==> flow/design.v <==
`timescale 1ns / 1ps
module spi_controller(
    input clk,
    input reset,
    output reg sensor_select,
    output reg write_start,
    output reg [7:0] write_data,
    output reg [2:0] write_count_bytes,
    input write_ready
    );
    parameter GYRO = 0;
    parameter ACCL = 1;
    parameter state_init = 0;
    parameter state_idle = 1;
    parameter state_gyro_x = 2;
    parameter state_idle_1 = 3;
    parameter state_gyro_y = 4;
    parameter state_idle_2 = 5;
    parameter state_accl_x = 6;
    parameter state_idle_3 = 7;
    parameter state_accl_y = 8;
    parameter state_idle_4 = 9;
    parameter state_accl_z = 10;
    parameter state_idle_5 = 11;
    reg [3:0] current_state;
    reg [3:0] next_state;
    always @ (posedge clk) begin
        if (reset)
            current_state <= state_init;
        else
            current_state <= next_state;
        end
    always @ (*) begin
        next_state = current_state;
        case (current_state)
            state_init: begin
                next_state = state_idle;
                end
            state_idle: begin
                if (write_ready)
                    next_state = state_gyro_x;
                end
            state_gyro_x: begin
                next_state = state_idle_1;
                end
            state_idle_1: begin
                if (write_ready)
                    next_state = state_gyro_y;
                end
            state_gyro_y: begin
                next_state = state_idle_2;
                end
            state_idle_2: begin
                if (write_ready)
                    next_state = state_accl_x;
                end
            state_accl_x: begin
                next_state = state_idle_3;
                end
            state_idle_3: begin
                if (write_ready)
                    next_state = state_accl_y;
                end
            state_accl_y: begin
                next_state = state_idle_4;
                end
            state_idle_4: begin
                if (write_ready)
                    next_state = state_accl_z;
                end
            state_accl_z: begin
                next_state = state_idle_5;
                end
            state_idle_5: begin
                if (write_ready)
                    next_state = state_gyro_x;
                end
            endcase
        end
    always @ (*) begin
        case (current_state)
            state_init: begin
                sensor_select = 1'b0;
                write_start = 1'b0;
                write_data = 8'd0;
                write_count_bytes = 3'b0;
                end
            state_idle: begin
                sensor_select = 1'b0;
                write_start = 1'b0;
                write_data = 8'd0;
                write_count_bytes = 3'b0;
                end
            state_gyro_x: begin
                sensor_select = GYRO;
                write_start = 1'b1;
                write_data = 8'h02;
                write_count_bytes = 3'd3;
                end
            state_idle_1: begin
                sensor_select = GYRO;
                write_start = 1'b0;
                write_data = 8'h02;
                write_count_bytes = 3'd3;
                end
            state_gyro_y: begin
                sensor_select = GYRO;
                write_start = 1'b1;
                write_data = 8'h04;
                write_count_bytes = 3'd3;
                end
            state_idle_2: begin
                sensor_select = GYRO;
                write_start = 1'b0;
                write_data = 8'h04;
                write_count_bytes = 3'd3;
                end
            state_accl_x: begin
                sensor_select = ACCL;
                write_start = 1'b1;
                write_data = 8'h12;
                write_count_bytes = 3'd4;
                end
            state_idle_3: begin
                sensor_select = ACCL;
                write_start = 1'b0;
                write_data = 8'h12;
                write_count_bytes = 3'd4;
                end
            state_accl_y: begin
                sensor_select = ACCL;
                write_start = 1'b1;
                write_data = 8'h14;
                write_count_bytes = 3'd4;
                end
            state_idle_4: begin
                sensor_select = ACCL;
                write_start = 1'b0;
                write_data = 8'h14;
                write_count_bytes = 3'd4;
                end
            state_accl_z: begin
                sensor_select = ACCL;
                write_start = 1'b1;
                write_data = 8'h16;
                write_count_bytes = 3'd4;
                end
            state_idle_5: begin
                sensor_select = ACCL;
                write_start = 1'b0;
                write_data = 8'h16;
                write_count_bytes = 3'd4;
                end
            default: begin
                sensor_select = 1'b0;
                write_start = 1'b0;
                write_data = 8'd0;
                write_count_bytes = 3'b0;
                end
            endcase
        end
endmodule
`timescale 1ns / 1ps
module spi_interface(
    input div_clk,
    input reset,
    input sensor_select,
    input write_start,
    input [7:0] write_data,
    input [2:0] write_count_bytes,
    output reg write_ready,
    output wire read_ready,
    output wire [7:0] read_data,
    output wire SCLK,
    output wire MOSI,
    input  wire MISO_G,
    output wire SS_G,
    input  wire MISO_A,
    output wire SS_A
    );
    parameter GYRO = 0;
    parameter ACCL = 1;
    parameter state_init = 0;
    parameter state_idle = 1;
    parameter state_write_init = 2;
    parameter state_write_set_ss = 3;
    parameter state_write_hi = 4;
    parameter state_write_lo = 5;
    parameter state_write_done = 6;
    reg [3:0] current_state;
    reg [3:0] next_state;
    reg [7:0] shift_reg_tx;
    reg tx_reset;
    reg tx_parallel_load_enable;
    reg tx_shift_right_enable;
    reg [7:0] shift_reg_rx;
    reg rx_reset;
    reg rx_shift_left_enable;
    reg slave_select_gyro;
    reg slave_select_accl;
    reg shared_clk;
    reg [3:0] count;
    reg [2:0] count_bytes;
    reg count_reset;
    reg count_load;
    reg count_enable;
    reg count_done;
    reg count_bytes_done;
    always @ (posedge div_clk) begin
        if (reset)
            current_state <= state_init;
        else
            current_state <= next_state;
        end
    always @ (*) begin
        next_state = current_state;
        case (current_state)
            state_init: begin
                next_state = state_idle;
                end
            state_idle: begin
                if (write_start)
                    next_state = state_write_init;
                end
            state_write_init: begin
                next_state = state_write_set_ss;
                end
            state_write_set_ss: begin
                next_state = state_write_hi;
                end
            state_write_hi: begin
                if (count_bytes_done)
                    next_state = state_write_done;
                else
                    next_state = state_write_lo;
                end
            state_write_lo: begin
                next_state = state_write_hi;
                end
            state_write_done: begin
                next_state = state_idle;
                end
            default: begin
                next_state = state_init;
                end
            endcase
        end
    always @ (posedge div_clk) begin
        if (tx_reset)
            shift_reg_tx <= 8'd0;
        else if (tx_parallel_load_enable)
            shift_reg_tx <= write_data;
        else if (tx_shift_right_enable)
            shift_reg_tx <= {shift_reg_tx[6:0], 1'b0};
        if (rx_reset)
            shift_reg_rx <= 8'd0;
        else if (rx_shift_left_enable && (sensor_select == GYRO))
            shift_reg_rx <= {shift_reg_rx[6:0], MISO_G};
        else if (rx_shift_left_enable && (sensor_select == ACCL))
            shift_reg_rx <= {shift_reg_rx[6:0], MISO_A};
        if (count_reset) begin
            count <= 4'd0;
            count_bytes <= 3'd0;
            count_done <= 1'b0;
            count_bytes_done <= 1'b0;
            end
        else if (count_load) begin
            count <= 4'd15;
            count_bytes <= write_count_bytes;
            end
        else if (count_enable) begin
            count <= count - 1;
            count_done <= 1'b0;
            if (count == 4'd1 && (write_count_bytes != count_bytes))
                count_done <= 1'b1;
            if (count == 4'd0) begin
                count_bytes <= count_bytes - 1;
                end
            if (count_bytes == 3'd1 && count == 4'd2)
                count_bytes_done <= 1'b1;
            end
        end
    always @ (*) begin
            write_ready = 1'b0;
            tx_reset = 1'b0;
            tx_parallel_load_enable = 1'b0;
            tx_shift_right_enable = 1'b0;
            rx_reset = 1'b0;
            rx_shift_left_enable = 1'b0;
            slave_select_gyro = 1'b1;
            slave_select_accl = 1'b1;
            shared_clk = 1'b0;
            count_reset = 1'b0;
            count_load = 1'b0;
            count_enable = 1'b0;
            case (current_state)
                state_init: begin
                    tx_reset = 1'b1;
                    rx_reset = 1'b1;
                    count_reset = 1'b1;
                    end
                state_idle: begin
                    write_ready = 1'b1;
                    count_reset = 1'b1;
                    end
                state_write_init: begin
                    count_load = 1'b1;
                    tx_parallel_load_enable = 1'b1;
                    end
                state_write_set_ss: begin
                    rx_shift_left_enable = 1'b1;
                    if (sensor_select == GYRO)
                        slave_select_gyro = 1'b0;
                    else
                        slave_select_accl = 1'b0;
                    end
                state_write_hi: begin
                    shared_clk = 1'b1;
                    tx_shift_right_enable = 1'b1;
                    count_enable = 1'b1;
                    if (sensor_select == GYRO)
                        slave_select_gyro = 1'b0;
                    else
                        slave_select_accl = 1'b0;
                    end
                state_write_lo: begin
                    shared_clk = 1'b0;
                    rx_shift_left_enable = 1'b1;
                    count_enable = 1'b1;
                    if (sensor_select == GYRO)
                        slave_select_gyro = 1'b0;
                    else
                        slave_select_accl = 1'b0;
                    end
                state_write_done: begin
                    shared_clk = 1'b0;
                    count_enable = 1'b1;
                    if (sensor_select == GYRO)
                        slave_select_gyro = 1'b0;
                    else
                        slave_select_accl = 1'b0;
                    end
                endcase
            end
        assign MOSI = shift_reg_tx[7];
        assign SS_G = slave_select_gyro;
        assign SS_A = slave_select_accl;
        assign SCLK = shared_clk;
        assign read_ready = count_done;
        assign read_data = shift_reg_rx;
endmodule
`timescale 1ns / 1ps
module spi_master(
    input clk,
    input reset,
    output wire read_ready,
    output wire [7:0] read_data,
    output wire SCLK,
    output wire MOSI,
    input  wire MISO_G,
    output wire SS_G,
    input  wire MISO_A,
    output wire SS_A
    );
    wire sensor_select;
    wire write_start;
    wire [7:0] write_data;
    wire [2:0] write_count_bytes;
    wire write_ready;
    spi_controller controller(.clk(clk),
                              .reset(reset),
                              .sensor_select(sensor_select),
                              .write_start(write_start),
                              .write_data(write_data),
                              .write_count_bytes(write_count_bytes),
                              .write_ready(write_ready));
    spi_interface spi_if(.div_clk(clk),
                            .reset(reset),
                            .sensor_select(sensor_select),
                            .write_start(write_start),
                            .write_data(write_data),
                            .write_count_bytes(write_count_bytes),
                            .write_ready(write_ready),
                            .read_ready(read_ready),
                            .read_data(read_data),
                            .SCLK(SCLK),
                            .MOSI(MOSI),
                            .MISO_G(MISO_G),
                            .SS_G(SS_G),
                            .MISO_A(MISO_A),
                            .SS_A(SS_A));
endmodule
`timescale 1ns / 1ps
module spi_axis_bridge(
    input clk,
    input reset,
    input read_ready,
    input [7:0] read_data,
    input TREADY,
    output reg TVALID,
    output [103:0] TDATA
    );
    reg [103:0] register_buffer;
    reg [3:0] internal_counter;
    always @ (posedge clk) begin
        if (reset)
            register_buffer <= 104'd0;
        else if (read_ready)
            register_buffer <= {register_buffer[95:0], read_data};
        end
    always @ (posedge clk) begin
        if (reset)
            internal_counter <= 4'd0;
        else if (internal_counter == 4'd13)
            internal_counter <= 4'd0;
        else if (read_ready)
            internal_counter <= internal_counter + 1'b1;
        end
    always @ (posedge clk) begin
        if (reset)
            TVALID <= 1'b0;
        else if (internal_counter == 4'd13)
            TVALID <= 1'b1;
        else if (TVALID && TREADY)
            TVALID <= 1'b0;
        end
    assign TDATA = register_buffer;
endmodule
`timescale 1 ns / 1 ns
module preprocessor
          (clk,
           reset,
           RAW_GYRO_X,
           RAW_GYRO_Y,
           RAW_ACCL_X,
           RAW_ACCL_Y,
           RAW_ACCL_Z,
           GYRO_X,
           GYRO_Y,
           ACCL_X,
           ACCL_Y,
           ACCL_Z,
           TVALID,
           TREADY);
  input   clk;
  input   reset;
  input   signed [15:0] RAW_GYRO_X;   
  input   signed [15:0] RAW_GYRO_Y;   
  input   signed [15:0] RAW_ACCL_X;   
  input   signed [15:0] RAW_ACCL_Y;   
  input   signed [15:0] RAW_ACCL_Z;   
  output  signed [15:0] GYRO_X;   
  output  signed [15:0] GYRO_Y;   
  output  signed [15:0] ACCL_X;   
  output  signed [15:0] ACCL_Y;   
  output  signed [15:0] ACCL_Z;   
  input TVALID;
  output TREADY;
  assign TREADY = 1'b1;
  wire signed [30:0] Data_Type_Conversion6_out1;   
  wire signed [61:0] Gain8_mul_temp;   
  wire signed [16:0] Gain8_out1;   
  wire signed [33:0] Gain12_mul_temp;   
  wire signed [15:0] Gain12_out1;   
  reg signed [15:0] Unit_Delay_out1;   
  wire signed [30:0] Data_Type_Conversion1_out1;   
  wire signed [61:0] Gain2_mul_temp;   
  wire signed [16:0] Gain2_out1;   
  wire signed [33:0] Gain1_mul_temp;   
  wire signed [15:0] Gain1_out1;   
  reg signed [15:0] Unit_Delay1_out1;   
  wire signed [30:0] Data_Type_Conversion_out1;   
  wire signed [61:0] Gain3_mul_temp;   
  wire signed [16:0] Gain3_out1;   
  wire signed [33:0] Gain4_mul_temp;   
  wire signed [15:0] Gain4_out1;   
  reg signed [15:0] Unit_Delay2_out1;   
  wire signed [30:0] Data_Type_Conversion2_out1;   
  wire signed [61:0] Gain5_mul_temp;   
  wire signed [16:0] Gain5_out1;   
  wire signed [33:0] Gain6_mul_temp;   
  wire signed [15:0] Gain6_out1;   
  reg signed [15:0] Unit_Delay3_out1;   
  wire signed [30:0] Data_Type_Conversion3_out1;   
  wire signed [61:0] Gain7_mul_temp;   
  wire signed [16:0] Gain7_out1;   
  wire signed [33:0] Gain9_mul_temp;   
  wire signed [15:0] Gain9_out1;   
  reg signed [15:0] Unit_Delay4_out1;   
  assign Data_Type_Conversion6_out1 = {RAW_GYRO_X, 15'b000000000000000};
  assign Gain8_mul_temp = 31'sb0100000000000000100000000000001 * Data_Type_Conversion6_out1;
  assign Gain8_out1 = Gain8_mul_temp[60:44] + $signed({1'b0, Gain8_mul_temp[43] & (( ~ Gain8_mul_temp[61]) | (|Gain8_mul_temp[42:0]))});
  assign Gain12_mul_temp = 17'sb01111101000000000 * Gain8_out1;
  assign Gain12_out1 = Gain12_mul_temp[31:16] + $signed({1'b0, Gain12_mul_temp[15] & (( ~ Gain12_mul_temp[33]) | (|Gain12_mul_temp[14:0]))});
  always @(posedge clk)
    begin : Unit_Delay_process
      if (reset == 1'b1) begin
        Unit_Delay_out1 <= 16'sb0000000000000000;
      end
      else if (TREADY && TVALID) begin
        Unit_Delay_out1 <= Gain12_out1;
      end
    end
  assign GYRO_X = Unit_Delay_out1;
  assign Data_Type_Conversion1_out1 = {RAW_GYRO_Y, 15'b000000000000000};
  assign Gain2_mul_temp = 31'sb0100000000000000100000000000001 * Data_Type_Conversion1_out1;
  assign Gain2_out1 = Gain2_mul_temp[60:44] + $signed({1'b0, Gain2_mul_temp[43] & (( ~ Gain2_mul_temp[61]) | (|Gain2_mul_temp[42:0]))});
  assign Gain1_mul_temp = 17'sb01111101000000000 * Gain2_out1;
  assign Gain1_out1 = Gain1_mul_temp[31:16] + $signed({1'b0, Gain1_mul_temp[15] & (( ~ Gain1_mul_temp[33]) | (|Gain1_mul_temp[14:0]))});
  always @(posedge clk)
    begin : Unit_Delay1_process
      if (reset == 1'b1) begin
        Unit_Delay1_out1 <= 16'sb0000000000000000;
      end
      else if (TREADY && TVALID) begin
        Unit_Delay1_out1 <= Gain1_out1;
      end
    end
  assign GYRO_Y = Unit_Delay1_out1;
  assign Data_Type_Conversion_out1 = {RAW_ACCL_X, 15'b000000000000000};
  assign Gain3_mul_temp = 31'sb0100000000000000100000000000001 * Data_Type_Conversion_out1;
  assign Gain3_out1 = Gain3_mul_temp[60:44] + $signed({1'b0, Gain3_mul_temp[43] & (( ~ Gain3_mul_temp[61]) | (|Gain3_mul_temp[42:0]))});
  assign Gain4_mul_temp = 17'sb01011101110000000 * Gain3_out1;
  assign Gain4_out1 = Gain4_mul_temp[31:16] + $signed({1'b0, Gain4_mul_temp[15] & (( ~ Gain4_mul_temp[33]) | (|Gain4_mul_temp[14:0]))});
  always @(posedge clk)
    begin : Unit_Delay2_process
      if (reset == 1'b1) begin
        Unit_Delay2_out1 <= 16'sb0000000000000000;
      end
      else if (TREADY && TVALID) begin
        Unit_Delay2_out1 <= Gain4_out1;
      end
    end
  assign ACCL_X = Unit_Delay2_out1;
  assign Data_Type_Conversion2_out1 = {RAW_ACCL_Y, 15'b000000000000000};
  assign Gain5_mul_temp = 31'sb0100000000000000100000000000001 * Data_Type_Conversion2_out1;
  assign Gain5_out1 = Gain5_mul_temp[60:44] + $signed({1'b0, Gain5_mul_temp[43] & (( ~ Gain5_mul_temp[61]) | (|Gain5_mul_temp[42:0]))});
  assign Gain6_mul_temp = 17'sb01011101110000000 * Gain5_out1;
  assign Gain6_out1 = Gain6_mul_temp[31:16] + $signed({1'b0, Gain6_mul_temp[15] & (( ~ Gain6_mul_temp[33]) | (|Gain6_mul_temp[14:0]))});
  always @(posedge clk)
    begin : Unit_Delay3_process
      if (reset == 1'b1) begin
        Unit_Delay3_out1 <= 16'sb0000000000000000;
      end
      else if (TREADY && TVALID) begin
        Unit_Delay3_out1 <= Gain6_out1;
      end
    end
  assign ACCL_Y = Unit_Delay3_out1;
  assign Data_Type_Conversion3_out1 = {RAW_ACCL_Z, 15'b000000000000000};
  assign Gain7_mul_temp = 31'sb0100000000000000100000000000001 * Data_Type_Conversion3_out1;
  assign Gain7_out1 = Gain7_mul_temp[60:44] + $signed({1'b0, Gain7_mul_temp[43] & (( ~ Gain7_mul_temp[61]) | (|Gain7_mul_temp[42:0]))});
  assign Gain9_mul_temp = 17'sb01011101110000000 * Gain7_out1;
  assign Gain9_out1 = Gain9_mul_temp[31:16] + $signed({1'b0, Gain9_mul_temp[15] & (( ~ Gain9_mul_temp[33]) | (|Gain9_mul_temp[14:0]))});
  always @(posedge clk)
    begin : Unit_Delay4_process
      if (reset == 1'b1) begin
        Unit_Delay4_out1 <= 16'sb0000000000000000;
      end
      else if (TREADY && TVALID) begin
        Unit_Delay4_out1 <= Gain9_out1;
      end
    end
  assign ACCL_Z = Unit_Delay4_out1;
endmodule
`timescale 1ns / 1ps
module attitude_estimation(
    input clk,
    input reset,
    output SCLK,
    output MOSI,
    input  MISO_G,
    output SS_G,
    input  MISO_A,
    output SS_A,
    output [15:0] gyro_x,
    output [15:0] gyro_y,
    output [15:0] accl_x,
    output [15:0] accl_y,
    output [15:0] accl_z
    );
    wire read_ready;
    wire [7:0] read_data;
    wire TREADY;
    wire TVALID;
    wire [103:0] TDATA;
    spi_master master (.clk(clk),
                       .reset(reset),
                       .read_ready(read_ready),
                       .read_data(read_data),
                       .SCLK(SCLK),
                       .MOSI(MOSI),
                       .MISO_G(MISO_G),
                       .SS_G(SS_G),
                       .MISO_A(MISO_A),
                       .SS_A(SS_A));
    spi_axis_bridge bridge (.clk(clk),
                            .reset(reset),
                            .read_ready(read_ready),
                            .read_data(read_data),
                            .TREADY(TREADY),
                            .TVALID(TVALID),
                            .TDATA(TDATA));
    preprocessor preprocessor (.clk(clk),
                               .reset(reset),
                               .RAW_GYRO_X({TDATA[95:88], TDATA[103:96]}),
                               .RAW_GYRO_Y({TDATA[79:72], TDATA[87:80]}),
                               .RAW_ACCL_X({TDATA[55:48], TDATA[63:56]}),
                               .RAW_ACCL_Y({TDATA[31:24], TDATA[39:32]}),
                               .RAW_ACCL_Z({TDATA[7:0], TDATA[15:8]}),
                               .GYRO_X(gyro_x),
                               .GYRO_Y(gyro_y),
                               .ACCL_X(accl_x),
                               .ACCL_Y(accl_y),
                               .ACCL_Z(accl_z),
                               .TREADY(TREADY),
                               .TVALID(TVALID));
endmodule
* Step by step through the tools: attitude_estimation *
What the tools print for attitude_estimation, step after step.
Line numbers count from 1 in the design file above.
Library cell names are shortened.
The mark -- stands for no value.

design
  design top = attitude_estimation
  clock port = clk
  cell library = sky130hd
  library corner = tt_025C_1v80

* Elaborated design *
Counts by Yosys on the flattened word-level netlist (proc, flatten, opt, wreduce; memories kept). Print and check cells are left out. Cells with the same type and inputs are merged into one.
Yosys's memory passes give these memory sizes; they may raise the number of words (mostly to a power of two), join words into wider ones and drop unused or constant bits.

operators by class
  add/sub/neg operators = 13
  multiply operators = 10
  div/mod/pow operators = 0
  order comparisons = 0
  equal/unequal tests = 28
  shift operators = 0
  muxes and demuxes = 33
  bitwise logic cells = 32
  reduce/logical cells = 33

operator list
  operator                                                        number
  31-bit by 16-bit multiplier with 47-bit output with constant A  5
  10-bit by 17-bit multiplier with 27-bit output with constant A  3
  8-bit by 17-bit multiplier with 25-bit output with constant A   2
  28-bit OR reduction                                             5
  17-bit by 1-bit adder with 17-bit output                        5
  16-bit by 1-bit adder with 16-bit output                        5
  4-bit case mux with 11-bit select                               1
  4-bit two-way mux                                               10
  8-bit two-way mux                                               4
  4-bit by 3-bit equality test with 1-bit output with constant B  7
  8-bit OR reduction                                              3
  4-bit by 2-bit equality test with 1-bit output with constant B  5
  4-bit equality test with constant B                             5
  4-bit case mux with 5-bit select                                1
  1-bit two-way mux                                               13
  1-bit NOT                                                       12
  4-bit by 1-bit equality test with 1-bit output with constant B  3
  4-bit logical NOT                                               3
  6-bit OR reduction                                              2
  11-bit nonzero test                                             1
  1-bit AND                                                       10
  1-bit OR                                                        10
  2-bit OR reduction                                              5
  3-bit two-way mux                                               3
  2-bit inequality test with constant B                           4
  2-bit nonzero test                                              4
  6-bit AND reduction                                             1
  1-bit logical AND                                               4

Not listed: further kinds 11, cells in them 13.

bit counts
  bits in registers = 222
  bits in latches = 0
  memory bits (writable) = 0
  ROM bits = 128
  clocked read ports x word width = 8
  memories = 1
  input bits = 4
  elaborated cells = 166

memories
  memory           depth  bits a word  read ports  write ports  RTL line  text
  (no name shown)  16     8            1           0            81        case (current_state)

* Depth *
Yosys ltp: most cells in a row. Word level: on the elaborated netlist, between registers, memories and ports. Mapped: between sequential cells and ports; inverters and the memories' decode and read muxes count.

logic depth
  word-level depth = 10
  ABC_AREA = 1
  gate-level depth with buffers = 64

* Mapped cells and area *
Source: synth_stat.txt of the flow (Yosys; design flattened, memories mapped). It holds for the ABC_AREA given above (unset counts as 0); a run with the other value may have another netlist.

synthesis totals
  mapped cells = 6093
  mapped area = 0.0432577 mm²
  sequential area = 0.0045844 mm²
  mapped flip-flops = 229
  buffer cells = 79

cell types
  cell type  number
  ha_1       740
  fa_1       380
  inv_1      1250
  dfxtp_1    229
  nand2_1    1095
  nor2_1     716
  xor2_1     180
  nand3_1    277
  o21ai_0    264
  a21oi_1    256
  nand4_1    105
  xnor2_1    48
  nor3_1     54
  nand2_2    38
  o21ai_1    47
  clkbuf_1   62
  nand3b_1   30
  nor4_1     34

Other cell types: 54; their cells: 288.

* Path before layout *
Source: OpenSTA report_checks on the synthesized netlist (no wires, ideal clock, input and output delay 20% of the period each), path of least setup slack; recovery checks are left aside. Register names are those of the netlist, which keeps one name where synthesis merged equal registers.

timing path after synthesis
  path kind = reg2reg
  from = register bridge.register_buffer[55]
  to = register preprocessor.Unit_Delay2_out1[9]
  clock period = 16.0 ns
  setup time = 0.115 ns
  arrival = 10.325 ns
  required time = 15.885 ns
  setup slack = 5.559 ns
  path delay = 10.440 ns
  driving pins on the path = 54
  buffers on the path = 0
  synthesis period reached = 10.441 ns

"path delay" is the arrival time less input delay plus setup time.
"driving pins on the path" counts driving pins, that of a launching flip-flop among them; a cell with two outputs on the path counts twice.
"synthesis period reached" is the clock period less the worst setup slack; recovery checks do not enter. This is arithmetic on one report: input and output delays are still those of the set period (20% each).
Between the ends stands the longest chain of elaborated cells between them, by number of cells; it is not shown to be the way that was timed. Of several equally long chains one is given.
A line is the first line of the expression or statement that the cell stems from. Yosys adds cells for indexed reads and writes and turns some case tables into memories.

between the ends, after synthesis
  cell sequence = dfxtp_1 > ha_1 > inv_1 > fa_1 > inv_1 > ha_1 > fa_1 > ha_1 > ha_1 > nand2_1 > inv_1 > a21oi_1 > nor2_1 > o21ai_0 > nand3_1 > nand4_1 > nand2_1 > xor2_1 > (+18 left out) > a21oi_1 > nand2_1 > a21o_1 > nand2_1 > nand2_1 > nand2_1 > nand2_1 > xor2_1 > a21o_1 > inv_1 > ha_1 > inv_1 > nor3_1 > nand2_1 > o21ai_0 > nand2_1 > o21ai_0 > inv_1
  cells in the longest elaborated chain = 10

ends and longest elaborated chain, after synthesis
  item                                            RTL line  text
  start, declared                                 403       reg [103:0] register_buffer;
  start, assigned                                 407       register_buffer <= 104'd0;
  start, assigned                                 409       register_buffer <= {register_buffer[95:0], read_data};
  31-bit by 16-bit multiplier with 47-bit output  521       assign Gain3_mul_temp = 31'sb0100000000000000100000000000001 * Data_Type_Conversion_out1;
  1-bit NOT                                       522       assign Gain3_out1 = Gain3_mul_temp[60:44] + $signed({1'b0, Gain3_mul_temp[43] & (( ~ Gain3_mul_temp[61]) | (|G ...
  1-bit OR                                        522
  1-bit AND                                       522
  17-bit by 1-bit adder with 17-bit output        522
  10-bit by 17-bit multiplier with 27-bit output  523       assign Gain4_mul_temp = 17'sb01011101110000000 * Gain3_out1;
  1-bit NOT                                       524       assign Gain4_out1 = Gain4_mul_temp[31:16] + $signed({1'b0, Gain4_mul_temp[15] & (( ~ Gain4_mul_temp[33]) | (|G ...
  1-bit OR                                        524
  1-bit AND                                       524
  16-bit by 1-bit adder with 16-bit output        524
  end, assigned                                   528       Unit_Delay2_out1 <= 16'sb0000000000000000;
  end, assigned                                   531       Unit_Delay2_out1 <= Gain4_out1;
  end, declared                                   477       reg signed [15:0] Unit_Delay2_out1;

* Worst path after layout *
Path of least setup slack in the final report of run 1 (OpenROAD, finished layout, wires in). Where an end is a register, its clock arrival counts in the times.

timing path post-layout
  path kind = reg2reg
  from = register bridge.register_buffer[53]
  to = register preprocessor.Unit_Delay2_out1[7]
  clock period = 8.7 ns
  setup time = 0.10 ns
  arrival = 10.27 ns
  required time = 9.21 ns
  setup slack = -1.06 ns
  driving pins on the path = 58
  buffers on the path = 3

Between the ends stands the longest chain of elaborated cells between them, by number of cells; it is not shown to be the way that was timed. Of several equally long chains one is given.

between the ends, post-layout
  cell sequence = dfxtp_2 > ha_4 > inv_2 > fa_1 > inv_2 > ha_4 > fa_1 > ha_4 > ha_4 > nand2_4 > inv_4 > a21oi_4 > nor2_4 > o21ai_2 > nand3_2 > nand4_1 > nand2_1 > xor2_1 > (+22 left out) > nand2_2 > nand2_2 > nand2_2 > nand2_4 > xor2_4 > a21o_1 > inv_2 > ha_4 > inv_2 > nor3_4 > buf_6 > nand2_4 > inv_2 > buf_4 > nand3_1 > nand3_1 > nand2_1 > inv_1
  cells in the longest elaborated chain = 10

ends and longest elaborated chain, post-layout
  item                                            RTL line  text
  start, declared                                 403       reg [103:0] register_buffer;
  start, assigned                                 407       register_buffer <= 104'd0;
  start, assigned                                 409       register_buffer <= {register_buffer[95:0], read_data};
  31-bit by 16-bit multiplier with 47-bit output  521       assign Gain3_mul_temp = 31'sb0100000000000000100000000000001 * Data_Type_Conversion_out1;
  1-bit NOT                                       522       assign Gain3_out1 = Gain3_mul_temp[60:44] + $signed({1'b0, Gain3_mul_temp[43] & (( ~ Gain3_mul_temp[61]) | (|G ...
  1-bit OR                                        522
  1-bit AND                                       522
  17-bit by 1-bit adder with 17-bit output        522
  10-bit by 17-bit multiplier with 27-bit output  523       assign Gain4_mul_temp = 17'sb01011101110000000 * Gain3_out1;
  1-bit NOT                                       524       assign Gain4_out1 = Gain4_mul_temp[31:16] + $signed({1'b0, Gain4_mul_temp[15] & (( ~ Gain4_mul_temp[33]) | (|G ...
  1-bit OR                                        524
  1-bit AND                                       524
  16-bit by 1-bit adder with 16-bit output        524
  end, assigned                                   528       Unit_Delay2_out1 <= 16'sb0000000000000000;
  end, assigned                                   531       Unit_Delay2_out1 <= Gain4_out1;
  end, declared                                   477       reg signed [15:0] Unit_Delay2_out1;

==> results <==
Module attitude_estimation, platform sky130hd: 4 stored runs of the flow (Yosys, OpenROAD) with differing settings, in no particular order. Input and output delays are each 20% of the period that was set; the output load is 0.01 pF.
"achieved clock period" = clock period - worst setup slack. The figure is calculated, with input and output delays left at 20% of the set period.
"time on the worst setup path" is the time allowed to the run's worst setup path (the clock period less input and output delay, where it has them) less its slack. Clock arrival times count: a late capture clock shortens it, a late launch clock lengthens it.
By "overall power" is meant OpenSTA's value without simulated activity: inputs other than the clock are taken to toggle once in ten clock periods, and the tool carries that through the logic.
A setting shown as - is not set for that run.
Results: - = not shown.

item                                          run 1      run 2      run 3      run 4
ABC_AREA                                      1          0          -          -
CORE_ASPECT_RATIO                             0.74       1.52       -          0.95
CORE_MARGIN                                   2          6          2          6
CORE_UTILIZATION                              29         37         26         65
CTS_CLUSTER_DIAMETER                          362        -          -          21
GPL_ROUTABILITY_DRIVEN                        0          1          -          0
MAX_ROUTING_LAYER                             met5       met5       -          -
SLEW_MARGIN                                   25         20         20         20
period_ns                                     8.7        10.2       14.6       16.0
CAP_MARGIN                                    20         10         20         20
CELL_PAD_IN_SITES_DETAIL_PLACEMENT            -          0          -          -
CTS_CLUSTER_SIZE                              -          23         -          31
GPL_TIMING_DRIVEN                             -          1          -          1
HOLD_SLACK_MARGIN                             -          0.22       -          0.22
MIN_ROUTING_LAYER                             -          met2       -          met2
SETUP_SLACK_MARGIN                            -          0.46       -          2.77
TNS_END_PERCENT                               -          15         -          -
CELL_PAD_IN_SITES_GLOBAL_PLACEMENT            -          -          -          2
PLACE_DENSITY_LB_ADDON                        -          -          -          0.0
achieved clock period (ns)                    9.765      11.357     13.546     -
time on the worst setup path (ns)             9.76       11.36      13.55      -
kind of the worst setup path                  reg2reg    reg2reg    reg2reg    -
setup slack of the worst path (ns)            -1.065     -1.157     1.054      -
worst hold slack after layout (ns)            0.420      0.437      0.438      -
utilization of the finished layout (%)        43.7       51.3       28.7       -
total die area (mm²)                          0.152304   0.116989   0.157931   -
standard-cell area of the final layout (mm²)  0.0645044  0.0551003  0.0441548  -
sum of negative setup slack (ns)              -63.842    -52.454    0.000      -
overall power (µW)                            3170       2015       1315       -
synthesis area (mm²)                          0.0432577  0.0402398  0.0402398  -

Run 4: not finished: placement ended with error FLW-0024
